==> flow/design.v <==
`timescale 1ns / 1ps
module mux(in0, in1, select, out);
    input wire select; 
    input wire [7:0] in0;
    input wire [7:0] in1;
    output reg[7:0] out;
    always @(*)
    begin
        if(select == 0)
        begin
            out <= in0;
        end
        else begin
            out <= in1;
        end
    end
endmodule
`timescale 1ns / 1ps
module mux32bit(in0, in1, select, out);
    input wire select; 
    input wire [31:0] in0;
    input wire [25:0] in1;
    output reg[31:0] out;
    always @(*)
    begin
        if(select == 0)
        begin
            out <= in0;
        end
        else begin
            out <= {{6{1'b0}},in1};
        end
    end
endmodule 
`timescale 1ns / 1ps
module mux64bit(in0, in1, select, out);
    input wire select; 
    input wire [63:0] in0;
    input wire [63:0] in1;
    output reg[63:0] out;
    always @(*)
    begin
        if(select == 0)
        begin
            out <= in0;
        end
        else begin
            out <= in1;
        end
    end
endmodule 
`timescale 1ns / 1ps
module control_unit(
    input [31:0] instruction,
    output reg 	     TypeDetect,  
    output reg       ALUSrc,     
    output reg       MemToReg,   
    output reg       MemToVecReg,  
    output reg       RegWriteEnable,   
    output reg       VecRegWriteEnable,  
    output reg       VecWrite,    
    output reg       MemWrite,   
    output reg       Branch,     
    output reg [5:0] ALUOp,      
    output reg       Jump        
);
wire [5:0] opcode;
assign opcode = instruction [31:26];
reg [15:0]  controlSignal;
always @(*)
begin
    case (opcode)
    6'b000000: controlSignal = 16'b0010010000000000;  
    6'b000001: controlSignal = 16'b0010010000000010;  
    6'b000010: controlSignal = 16'b0010010000000100;  
    6'b000100: controlSignal = 16'b0010010000001000;  
    6'b000101: controlSignal = 16'b0010010000001010;  
    6'b000110: controlSignal = 16'b0010010000001100;  
    6'b001000: controlSignal = 16'b0010010000010000;  
    6'b001001: controlSignal = 16'b0010010000010010;  
    6'b001010: controlSignal = 16'b0010010000010100;  
    6'b001011: controlSignal = 16'b0010010000010110;  
    6'b010000: controlSignal = 16'b0100000000100000;  
    6'b010001: controlSignal = 16'b0100000000100010;  
    6'b010010: controlSignal = 16'b0100000000100100;  
    6'b001101: controlSignal = 16'b0011010000000000;  
    6'b001110: controlSignal = 16'b0011010000001000;  
    6'b001111: controlSignal = 16'b0011010000001100;  
    6'b100011: controlSignal = 16'b0011000010010110;  
    6'b011111: controlSignal = 16'b0011000010010100;  
    6'b101101: controlSignal = 16'b1001000000000000;  
    6'b101110: controlSignal = 16'b0001000100000000;  
    6'b100101: controlSignal = 16'b0001100000000000;  
    6'b100110: controlSignal = 16'b0001001000000000;  
    6'b101000: controlSignal = 16'b0011010000010100;  
    6'b110000: controlSignal = 16'b0000000011100001;  
    6'b101100: controlSignal = 16'b0000001100000000;  
    6'b101111: controlSignal = 16'b1000100000000000;  
    default:   controlSignal = 16'b0000000000000000;  
    endcase
end
always @(*)
    begin
	MemToVecReg = controlSignal[15];
	VecRegWriteEnable = controlSignal[14];
	TypeDetect = controlSignal[13];
        ALUSrc   = controlSignal[12];
        MemToReg = controlSignal[11];
        RegWriteEnable = controlSignal[10];
        MemWrite = controlSignal[9];
        VecWrite  = controlSignal[8];
        Branch   = controlSignal[7];
        ALUOp    = controlSignal[6:1];
        Jump     = controlSignal[0];
    end
endmodule
`timescale 1ns / 1ps
module ProgramCounter(
    input clk,
    input reset,
    input zero,
    input branch,
    input jump,
    input [31:0] regAddress,
    output reg [31:0] pc 
);
    wire [31:0] pcPlus4;
    wire [1:0] pcControl;
    assign pcPlus4 = pc + 4;
    assign pcControl = (jump | (branch==1 & zero == 1)) ? 2'b01 : 2'b00;
    always @(posedge clk)
    begin
        if(reset == 1)
            pc <= 32'h00000000;
        else
        begin
            case(pcControl)
                2'b01: pc <= regAddress;                                                     
                default: pc <= pcPlus4;                                                      
            endcase
        end
    end
endmodule
`timescale 1ns / 1ps
module Register_File(
        clk,
        read_addr1,
        read_addr2,
        read_data1,
        read_data2,
        write_addr,
        write_data,
        write_enable
    );
input wire clk;
input wire [4:0]  read_addr1;
input wire [4:0]  read_addr2;
input wire [4:0]  write_addr;
input wire [7:0] write_data;
input wire        write_enable;
output reg [7:0] read_data1;
output reg [7:0] read_data2;
    reg [7:0] Register_File [30:0];  
always @(*)
    begin
    read_data1 = 8'b00000000;
    read_data2 = 8'b00000000;
    if (read_addr1 != 5'b11111) begin
        read_data1 = Register_File[read_addr1];
    end 
    if (read_addr2 != 5'b11111) begin
        read_data2 = Register_File[read_addr2]; 
    end
    end
always @(posedge(clk))
    begin
    if (write_enable) begin
        if (write_addr != 5'b11111) begin
            Register_File[write_addr] <= write_data;   
        end
    end
   end
endmodule
`timescale 1ns / 1ps
module VectorRegisterFile(
        clk,
        read_data1,
        read_data2,
	read_addr1,
	read_addr2,
        write_data,
	write_addr,
        write_enable
    );
input wire clk;
input wire [63:0] write_data;
input wire        write_enable;
input wire [4:0] write_addr;
input wire [4:0] read_addr1;
input wire [4:0] read_addr2;
output reg [63:0] read_data1;
output reg [63:0] read_data2;
reg [63:0] Register_File [2:0];  
always @(*)
    begin
     read_data1 = {64{1'b0}};
     read_data2 = {64{1'b0}};
     if (read_addr1 < 5'd3) begin
	    read_data1 = Register_File[read_addr1[1:0]];
    	end	
     if (read_addr2 < 5'd3) begin
    	read_data2 = Register_File[read_addr2[1:0]];	
    	end
end
always @(posedge(clk))
    begin
        if (write_enable) begin
    	    if (write_addr < 5'd3) begin
    	        Register_File[write_addr[1:0]] <= write_data;  
    	    end 
        end
    end
endmodule
`timescale 1ns / 1ps
module ALU(clk,a, b, alufn, enable, otp, zero, overflow);
    input wire clk;
    input wire [7:0] a;
    input wire [7:0] b;
    input wire [5:0] alufn;  
    input wire 	     enable;
    output reg [7:0] otp;
    output reg zero;  
    output reg overflow;
    always @(*)
    begin
	otp = {8{1'b0}};
	zero = 1'b0;
	overflow = 1'b0;
	if(enable) begin
        casex(alufn)
            6'b0000xx: begin
        if(alufn[1:0] == 2'b00)
            begin  
                otp = a + b;
                zero = (otp==0)?1:0;
                if ((a >= 0 && b >= 0 && otp < 0) || (a < 0 && b < 0 && otp >= 0))
                    overflow = 1;
                else
                    overflow = 0;
            end
        else if(alufn[1:0] == 2'b01)  
            begin
                otp = a-b;
                zero = (otp==0)?1:0;
                if ((a >= 0 && b < 0 && otp < 0) || (a < 0 && b >= 0 && otp > 0))
                    overflow = 1;
                else
                    overflow = 0;
            end
        else if (alufn[1:0] == 2'b10)  
            begin
                otp = a*b;
                zero = (otp==0)?1:0;
                overflow = 0;
            end
    end
            6'b0001xx: begin
        case (alufn[1:0])
        2'b00:  
            begin
                otp = a & b;
                overflow = 0;
                zero = (otp==0)?1:0;
            end
        2'b01:  
            begin
                otp = a | b;
                overflow = 0;
                zero = (otp==0)?1:0;
            end
        2'b10:   
                begin
                    otp = a ^ b;
                    overflow = 0;
                    zero = (otp==0)?1:0;
                end
        endcase
    end
            6'b0010xx: begin
        case(alufn[1:0])
        2'b00:  
            begin
                otp = a<<b;
                zero = (otp == 0)?1:0;
                overflow = 0;
            end
        2'b01:  
            begin
                otp = a>>b;
                zero = (otp == 0)?1:0;
                overflow = 0;
            end
        2'b10:  
            begin
                otp = (a<b)? 1:0;
                zero = (otp == 0 && a!=b)?1:0;
                overflow = 0;
            end
	2'b11:  
	    begin
		otp = (a==b)?1:0;
		zero = (otp==0)?1:0;
		overflow = 0;
	    end
        endcase
    end
            default:
            begin 
                otp = {8{1'b0}};
            end
        endcase
    end
    else begin
	otp = {8{1'b0}};
	end
end
endmodule
module VPU(
    input wire clk,
    input wire [63:0] a,
    input wire [63:0] b,
    input wire 	      enable,
    input wire [5:0] opCode,  
    output reg [63:0] out);
    reg [31:0] temp;
    always @(*) begin
	out = {64{1'b0}};
	temp = {32{1'b0}};
	if (enable) begin
	case(opCode)
	6'b010000: begin
	out[7:0] = a[7:0] + b[7:0];
	out[15:8] = a[15:8] + b[15:8];
	out[23:16] = a[23:16] + b[23:16];
	out[31:24] = a[31:24] + b[31:24];
	out[39:32] = a[39:32] + b[39:32];
	out[47:40] = a[47:40] + b[47:40];
	out[55:48] = a[55:48] + b[55:48];
	out[63:56] = a[63:56] + b[63:56];
	end
	6'b010001: begin
	out[7:0] = a[7:0] - b[7:0];
	out[15:8] = a[15:8] - b[15:8];
	out[23:16] = a[23:16] - b[23:16];
	out[31:24] = a[31:24] - b[31:24];
	out[39:32] = a[39:32] - b[39:32];
	out[47:40] = a[47:40] - b[47:40];
	out[55:48] = a[55:48] - b[55:48];
	out[63:56] = a[63:56] - b[63:56];
	end
	6'b010010: begin
	temp[15:0] = a[7:0]*b[7:0];
	temp[31:16] = temp[15:0];
	temp[15:0] = a[15:8]*b[15:8];
	temp[31:16] = temp[31:16] + temp[15:0];
	temp[15:0] = a[23:16]*b[23:16];
	temp[31:16] = temp[31:16] + temp[15:0];
	temp[15:0] = a[31:24]*b[31:24];
	temp[31:16] = temp[31:16] + temp[15:0];
	temp[15:0] = a[39:32]*b[39:32];
	temp[31:16] = temp[31:16] + temp[15:0];
	temp[15:0] = a[47:40]*b[47:40];
	temp[31:16] = temp[31:16] + temp[15:0];
	temp[15:0] = a[55:48]*b[55:48];
	temp[31:16] = temp[31:16] + temp[15:0];
	temp[15:0] = a[63:56]*b[63:56];
	temp[31:16] = temp[31:16] + temp[15:0];
	out[7:0] = temp[23:16];
	end
endcase
end
else begin
out = {64{1'b0}};
end
end
endmodule
`timescale 1ns / 1ps
module CPU( input clk,
	input rst,
	input wire [31:0] inst,
	input wire [63:0]	main_memory_input_data_path,
	output reg[63:0] main_memory_output_data_path,
	output wire[31:0] pc_inst_addr,
	output wire		Vector_Write_Access, 
	output wire		Memory_Write_Access,
	output wire		Load_Vector_Flag,
	output wire 		Load_Word_Flag,
	output wire[11:0]	Main_Memory_Address
	);
	wire[31:0]	instruction;
    	wire[31:0]	reg_data1;
	reg[31:0]	temp_reg_data1;
	wire[5:0]		Opcode;
	wire		Branch_Control;
	wire		Jump_Control;
	wire		Word_Reg_Write_Enable;
	wire		Vect_Reg_Write_Enable;
	wire		Vector_vs_Word;
	wire		Reg_Imm_Flag;
	wire[4:0]	destination_reg;
	wire[4:0] 	source_reg1;
	wire[4:0] 	source_reg2;
	wire[7:0] 	operand1;
	wire[7:0]	temp_operand2;
	wire[7:0] 	operand2;
	wire[7:0] 	alu_output_word;
	wire[7:0]	data_to_wordreg;
	wire[63:0] 	vect_operand1;
	wire[63:0]	vect_operand2;
	wire[63:0]	vpu_vec_output;
	wire[63:0]	data_to_vec_reg;
	wire 		zero;
	wire		overflow;
	wire[63:0] 	vector_output_memory;
	wire[7:0]	word_output_memory;
	wire[63:0]	vector_input_memory;
	wire[7:0]	word_input_memory;
	wire		Reg_Address_Read;
ProgramCounter prc(.clk(clk),
	.reset(rst),
	.zero(zero),
	.branch(Branch_Control),
	.jump(Jump_Control),
	.regAddress(reg_data1),
	.pc(pc_inst_addr)
);
assign instruction = inst;
control_unit control_signal(.instruction(instruction),
	.ALUOp(Opcode),
	.VecWrite(Vector_Write_Access),
	.MemWrite(Memory_Write_Access),
	.Branch(Branch_Control),
	.Jump(Jump_Control),
	.RegWriteEnable(Word_Reg_Write_Enable),
	.VecRegWriteEnable(Vect_Reg_Write_Enable),
	.MemToVecReg(Load_Vector_Flag),
	.MemToReg(Load_Word_Flag),
	.TypeDetect(Vector_vs_Word),
	.ALUSrc(Reg_Imm_Flag)
);
mux32bit RegAddselect(.select(Jump_Control),
	.in0(temp_reg_data1),
	.in1(instruction[25:0]),
	.out(reg_data1)
);
assign destination_reg = instruction[25:21];
assign source_reg1 = instruction[20:16];
assign source_reg2 = instruction[15:11];
assign word_output_memory = main_memory_input_data_path[7:0];
assign vector_output_memory = main_memory_input_data_path;
assign Reg_Address_Read = Load_Word_Flag & Load_Vector_Flag;
mux DataToReg(.select(Load_Word_Flag),
	.in0(alu_output_word),
	.in1(word_output_memory),
	.out(data_to_wordreg)
);
mux64bit VectToReg(.select(Load_Vector_Flag),
	.in0(vpu_vec_output),
	.in1(vector_output_memory),
	.out(data_to_vec_reg)
);
Register_File reg_value_retrival_And_Update(.clk(clk),
		.read_addr1(source_reg1),
		.read_addr2(source_reg2),
		.read_data1(operand1),
		.read_data2(temp_operand2),
		.write_addr(destination_reg),
		.write_data(data_to_wordreg),
		.write_enable(((Word_Reg_Write_Enable & !Vect_Reg_Write_Enable) | Load_Word_Flag) & !Reg_Address_Read)
);
mux decision_between_immediate_reg(.select(Reg_Imm_Flag),
	.in0(temp_operand2),
	.in1(instruction[15:8]),
	.out(operand2)
);
VectorRegisterFile vect_value_retrival_And_Update(.clk(clk),
		.read_addr1(source_reg1),
		.read_addr2(source_reg2),
		.read_data1(vect_operand1),
		.read_data2(vect_operand2),
		.write_addr(destination_reg),
		.write_data(data_to_vec_reg),
		.write_enable(((Vect_Reg_Write_Enable & !Word_Reg_Write_Enable) | Load_Vector_Flag) & !Reg_Address_Read)
);
ALU alu(.clk(clk),
	.a(operand1), 
	.b(operand2), 	
	.alufn(Opcode), 
	.enable(Vector_vs_Word), 
	.otp(alu_output_word), 
	.zero(zero), 
	.overflow(overflow)
);
VPU vpu(.clk(clk),
	.a(vect_operand1),
	.b(vect_operand2),
	.enable((!Vector_vs_Word) & (Vect_Reg_Write_Enable)),
	.opCode(Opcode),
	.out(vpu_vec_output)
);
assign vector_input_memory = vect_operand1;
assign word_input_memory = operand1;
always @(posedge clk) begin
	if (Load_Word_Flag & !Memory_Write_Access & Load_Vector_Flag & !Vector_Write_Access) begin
		temp_reg_data1 <= main_memory_input_data_path[31:0];
	end
end
always @(*) 
    begin
    main_memory_output_data_path = {64{1'b0}};
    if(!Load_Word_Flag & Memory_Write_Access & !Load_Vector_Flag & !Vector_Write_Access) begin
	main_memory_output_data_path[63:8] = 56'h00000000000000;
        main_memory_output_data_path[7:0] = word_input_memory;
    end 
    else if (!Load_Word_Flag & !Memory_Write_Access & !Load_Vector_Flag & Vector_Write_Access) begin
	main_memory_output_data_path = vector_input_memory;
    end
    else if ((!Load_Word_Flag & Memory_Write_Access & !Load_Vector_Flag & Vector_Write_Access)) begin
	main_memory_output_data_path[63:32] = 32'h00000000;
	main_memory_output_data_path[31:0] = pc_inst_addr;
	end
end
assign Main_Memory_Address = instruction[11:0];
endmodule
# [Step by step through the tools: CPU]
# The steps from the RTL of CPU to its reports follow in flow order.
# Line numbers count from 1 in the design file above.
# Operators: Yosys type, input widths -> output width; for muxes data width and select width s.
# Not given: --
[inputs] top_module="CPU" clk_port="clk" lib="sky130hd" pvt_corner="tt_025C_1v80"

# [Word-level counts]
# Yosys after proc, flatten, opt, wreduce and memory -nomap, before mapping. Enables and synchronous resets that opt folds into registers are not counted as muxes. Memory bits, and registers merged into a memory's read port (data or address), are not among the register bits. Print and check cells are not counted. Equal cells are merged and count once.
# Yosys's memory passes give these memory sizes; they may raise the number of words (mostly to a power of two), join words into wider ones and drop unused or constant bits.
[word_totals] memories=3 romBits=1024 reg_bits=64 elab_cells=165 ram_bits=440 output_inout_bits=112 in_bits=98
[memory_table] memory="(name not given)" words=64 word_bits=16 rd=1 write_ports=0 line=72 rtl="case (opcode)"
[memory_table] memory="reg_value_retrival_And_Update.Register_File" words=31 word_bits=8 rd=2 write_ports=1 line=163 rtl="reg [7:0] Register_File [30:0];"
[memory_table] memory="vect_value_retrival_And_Update.Register_File" words=3 word_bits=64 rd=2 write_ports=1 line=203 rtl="reg [63:0] Register_File [2:0];"
[classes] n_mux=61 addsub=26 n_shift=2 n_mul=9 cmp=4 reduce_and_logical=21 logic=23 n_eq=14
[op_table] op="$mul 8x8->8" n=9
[op_table] op="$mux 64" n=7
[op_table] op="$add 8x8->8" n=16
[op_table] op="$pmux 8 s2" n=7
[op_table] op="$mux 32" n=3
[op_table] op="$mux 8" n=11
[op_table] op="$logic_not 8->1" n=10
[op_table] op="$sub 8x8->8" n=9
[op_table] op="$pmux 8 s3" n=3
[op_table] op="$mux 56" n=1
[op_table] op="$add 32x3->32 const B" n=1
[op_table] op="$pmux 8 s4" n=1
[op_table] op="$mux 1" n=21
[op_table] op="$eq 6x5->1 const B" n=3
[op_table] op="$and 1x1->1" n=17
[op_table] op="$lt 5x2->1 const B" n=3
[op_table] op="$ne 5x5->1 const B" n=3
[op_table] op="$mux 5" n=2
[op_table] op="$logic_not 1->1" n=8
[op_table] op="$lt 8x8->1" n=1
[op_table] op="$eq 8x8->1" n=1
[op_table] op="$ne 8x8->1" n=1
[op_table] op="$and 8x8->8" n=1
[op_table] op="$or 8x8->8" n=1
[op_table] op="$xor 8x8->8" n=1
[op_table] op="$shl 8x8->8" n=1
[op_table] op="$shr 8x8->8" n=1
[op_table] op="$pmux 1 s3" n=2
# Other operator kinds: 10; their cells: 15.

# [Logic depth]
# Longest topological path by Yosys (ltp), each cell counted once; first at word level (registers and memories cut), then after technology mapping (sequential cells cut; the memories' decode and read muxes count).
[depth] ltp_word=16 ABC_AREA=0 depth_mapped=40 mapped_depth_nobuf=34

# [Mapped cells and area]
# The flow's flattened synthesis, as Yosys stat reports it; memories are mapped. The netlist is that of the ABC_AREA named above (0 if unset); the other value can give another one.
# Totals and module areas in this step are rounded.
[synth_totals] flip_flops=504 area_um2=40000 buffers=192 cells=3655
[types] type="sky130_fd_sc_hd__edfxtp_1" n=472 type_area_um2=1.42E+04
[types] type="sky130_fd_sc_hd__fa_1" n=172 type_area_um2=3.44E+03
[types] type="sky130_fd_sc_hd__ha_1" n=246 type_area_um2=3.08E+03
[types] type="sky130_fd_sc_hd__mux4_2" n=105 type_area_um2=2.36E+03
[types] type="sky130_fd_sc_hd__xnor2_1" n=184 type_area_um2=1.61E+03
[types] type="sky130_fd_sc_hd__nor2_1" n=375 type_area_um2=1407.6
[types] type="sky130_fd_sc_hd__nand2_1" n=338 type_area_um2=1.27E+03
[types] type="sky130_fd_sc_hd__mux2i_1" n=126 type_area_um2=1261.21
[types] type="sky130_fd_sc_hd__inv_1" n=335 type_area_um2=1.26E+03
[types] type="sky130_fd_sc_hd__xor2_1" n=92 type_area_um2=805.773
[types] type="sky130_fd_sc_hd__o21ai_0" n=159 type_area_um2=795.763
[types] type="sky130_fd_sc_hd__mux2_2" n=68 type_area_um2=765.734
[types] type="sky130_fd_sc_hd__o211ai_1" n=93 type_area_um2=698.17
[types] type="sky130_fd_sc_hd__dfxtp_1" n=32 type_area_um2=640.614
[types] type="sky130_fd_sc_hd__nand2b_1" n=92 type_area_um2=575.552
[types] type="sky130_fd_sc_hd__a21oi_1" n=89 type_area_um2=445.427
[types] type="sky130_fd_sc_hd__mux4_1" n=14 type_area_um2=367.853
[types] type="sky130_fd_sc_hd__a21o_1" n=45 type_area_um2=337.824
# Not listed: further types 64, cells in them 618.
# The figures by module come from a second, unflattened synthesis with its own total; it is not the netlist above.
[unflattened] cells_unflattened=3847 hier_area_um2=42000
# Each row is one instance without its submodules.
[by_module] module="Register_File" instances=1 mod_seq_area_um2=7400 n_cells=655 area_um2=12000
[by_module] module="VPU" instances=1 mod_seq_area_um2=0.0 n_cells=1453 area_um2=12000
[by_module] module="VectorRegisterFile" instances=1 mod_seq_area_um2=5800 n_cells=726 area_um2=9800
[by_module] module="ALU" instances=1 mod_seq_area_um2=0.0 n_cells=447 area_um2=3000
[by_module] module="ProgramCounter" instances=1 mod_seq_area_um2=640 n_cells=228 area_um2=1800
[by_module] module="CPU" instances=1 mod_seq_area_um2=960 n_cells=146 area_um2=1800
[by_module] module="mux64bit" instances=1 mod_seq_area_um2=0.0 n_cells=71 area_um2=1100
[by_module] module="mux32bit" instances=1 mod_seq_area_um2=0.0 n_cells=36 area_um2=480
[by_module] module="control_unit" instances=1 mod_seq_area_um2=0.0 n_cells=67 area_um2=450
[by_module] module="mux" instances=2 mod_seq_area_um2=0.0 n_cells=9 area_um2=130

# [Worst setup path after synthesis]
# Path of least setup slack by OpenSTA after synthesis, without wires, with an ideal clock, recovery checks aside; 20% of the period is set as input and as output delay. Where synthesis merged equal registers, the netlist keeps one of their names.
[synth_timing] path_kind="input to register" start="in inst[16]" end="mem vect_value_retrival_And_Update.Register_File[0][7]" setup_time_ns=0.270 setup_slack_ns=1.221 required_ns=11.730 path_delay_ns=8.379 input_delay_ns=2.400 clock_period_ns=12.0 stages=36 arrival_ns=10.509 synth_period_reached_ns=10.779
# "path_delay_ns" = arrival - input delay + setup time.
# "stages" counts driving pins, that of a launching flip-flop among them; a cell with two outputs on the path counts twice.
# "synth_period_reached_ns" = period - worst setup slack (recovery checks aside). The figure is calculated, with input and output delays left at 20% of the set period.
[synth_between] path_cell_list="sky130_fd_sc_hd__buf_6 -> sky130_fd_sc_hd__buf_6 -> sky130_fd_sc_hd__buf_6 -> sky130_fd_sc_hd__buf_4 -> sky130_fd_sc_hd__buf_4 -> sky130_fd_sc_hd__buf_6 -> sky130_fd_sc_hd__a211oi_1 -> sky130_fd_sc_hd__or3_1 -> sky130_fd_sc_hd__inv_1 -> sky130_fd_sc_hd__nand2b_1 -> sky130_fd_sc_hd__fa_1 -> sky130_fd_sc_hd__inv_1 -> sky130_fd_sc_hd__fa_1 -> sky130_fd_sc_hd__ha_1 -> sky130_fd_sc_hd__fa_1 -> sky130_fd_sc_hd__inv_1 -> sky130_fd_sc_hd__fa_1 -> sky130_fd_sc_hd__inv_1 -> sky130_fd_sc_hd__fa_1 -> sky130_fd_sc_hd__fa_1 -> sky130_fd_sc_hd__fa_1 -> sky130_fd_sc_hd__fa_1 -> sky130_fd_sc_hd__inv_1 -> sky130_fd_sc_hd__fa_1 -> sky130_fd_sc_hd__inv_1 -> sky130_fd_sc_hd__ha_1 -> sky130_fd_sc_hd__o21ai_0 -> sky130_fd_sc_hd__nand2b_1 -> sky130_fd_sc_hd__a21o_1 -> sky130_fd_sc_hd__a21oi_1 -> sky130_fd_sc_hd__xnor2_1 -> sky130_fd_sc_hd__xnor2_1 -> sky130_fd_sc_hd__xnor2_1 -> sky130_fd_sc_hd__xnor2_1 -> sky130_fd_sc_hd__xnor2_1 -> sky130_fd_sc_hd__o21ai_1"
[synth_lines] element="from (decl)" line=390 rtl="input wire [31:0] inst,"
[synth_lines] element="to (decl)" line=203 rtl="reg [63:0] Register_File [2:0];"
# Chain of elaborated cells between the ends: none given.

# [Timing after layout]
# From the final timing report of entry A: the path of least setup slack in the routed layout; clock arrival at registers is part of the times.
[layout_timing] path_kind="input to register" start="in inst[12]" end="mem vect_value_retrival_And_Update.Register_File[1][7]" setup_slack_ns=5.53 input_delay_ns=3.72 clock_period_ns=18.6 setup_time_ns=0.26 required_ns=18.99 stages=32 arrival_ns=13.45
[layout_between] path_cell_list="sky130_fd_sc_hd__clkbuf_8 -> sky130_fd_sc_hd__inv_2 -> sky130_fd_sc_hd__buf_4 -> sky130_fd_sc_hd__o21ai_1 -> sky130_fd_sc_hd__a211oi_2 -> sky130_fd_sc_hd__nand2_1 -> sky130_fd_sc_hd__fa_1 -> sky130_fd_sc_hd__inv_1 -> sky130_fd_sc_hd__ha_1 -> sky130_fd_sc_hd__fa_1 -> sky130_fd_sc_hd__fa_1 -> sky130_fd_sc_hd__fa_1 -> sky130_fd_sc_hd__inv_1 -> sky130_fd_sc_hd__fa_1 -> sky130_fd_sc_hd__inv_1 -> sky130_fd_sc_hd__ha_1 -> sky130_fd_sc_hd__fa_1 -> sky130_fd_sc_hd__fa_1 -> sky130_fd_sc_hd__inv_1 -> sky130_fd_sc_hd__fa_1 -> sky130_fd_sc_hd__inv_1 -> sky130_fd_sc_hd__ha_1 -> sky130_fd_sc_hd__o21ai_0 -> sky130_fd_sc_hd__nand2b_1 -> sky130_fd_sc_hd__a21o_1 -> sky130_fd_sc_hd__a21oi_1 -> sky130_fd_sc_hd__xnor2_1 -> sky130_fd_sc_hd__xnor2_1 -> sky130_fd_sc_hd__xnor2_1 -> sky130_fd_sc_hd__xnor2_1 -> sky130_fd_sc_hd__xnor2_1 -> sky130_fd_sc_hd__o21ai_1"
[layout_lines] element="from (decl)" line=390 rtl="input wire [31:0] inst,"
[layout_lines] element="to (decl)" line=203 rtl="reg [63:0] Register_File [2:0];"
# Chain of elaborated cells between the ends: none given.

# 2 stored runs of CPU in the flow (synthesis by Yosys, layout by OpenROAD, sky130hd cells), in arbitrary order. Constraints: input delay and output delay 20% of the set period each, output load 0.01 pF.
# "worst_path_time_ns" means the part of the period allowed to the worst setup path (the constraints hold back 20% at inputs and 20% at outputs) less its slack; where the path has registers, the arrival times of their clocks count too.
# "power_mw" is the tool's figure for a default switching activity; nothing was simulated.
# The measured numbers are rounded.
run="entry A" settings CAP_MARGIN=15 CELL_PAD_IN_SITES_DETAIL_PLACEMENT=1 CORE_MARGIN=9 CORE_UTILIZATION=18 CTS_CLUSTER_DIAMETER=83 CTS_CLUSTER_SIZE=75 GPL_ROUTABILITY_DRIVEN=1 MAX_ROUTING_LAYER="met5" PLACE_DENSITY_LB_ADDON=0.07 SETUP_SLACK_MARGIN=5.0 TNS_END_PERCENT=10 period_ns=18.6 SLEW_MARGIN=20
run="entry A" results worst_hold_slack_ns=0.53 design.die.area_um2=240000 power_mw=3.1 ws_setup_ns=5.5 layout_utilization_pct=22 worst_path_time_ns=9.35 worst_path_kind="input to register" synthArea_um2=40000
run="entry B" settings ABC_AREA=1 CAP_MARGIN=25 CELL_PAD_IN_SITES_DETAIL_PLACEMENT=2 CELL_PAD_IN_SITES_GLOBAL_PLACEMENT=2 CORE_ASPECT_RATIO=1.69 CORE_UTILIZATION=19 CTS_CLUSTER_SIZE=53 GPL_ROUTABILITY_DRIVEN=1 GPL_TIMING_DRIVEN=0 MIN_ROUTING_LAYER="met1" PLACE_DENSITY_LB_ADDON=0.29 SETUP_SLACK_MARGIN=0.24 SLEW_MARGIN=15 period_ns=11.7 CORE_MARGIN=2
run="entry B" results worst_hold_slack_ns=0.51 design.die.area_um2=220000 power_mw=5.5 ws_setup_ns=0.39 layout_utilization_pct=24 worst_path_time_ns=8.97 worst_path_kind="input to register" synthArea_um2=42000
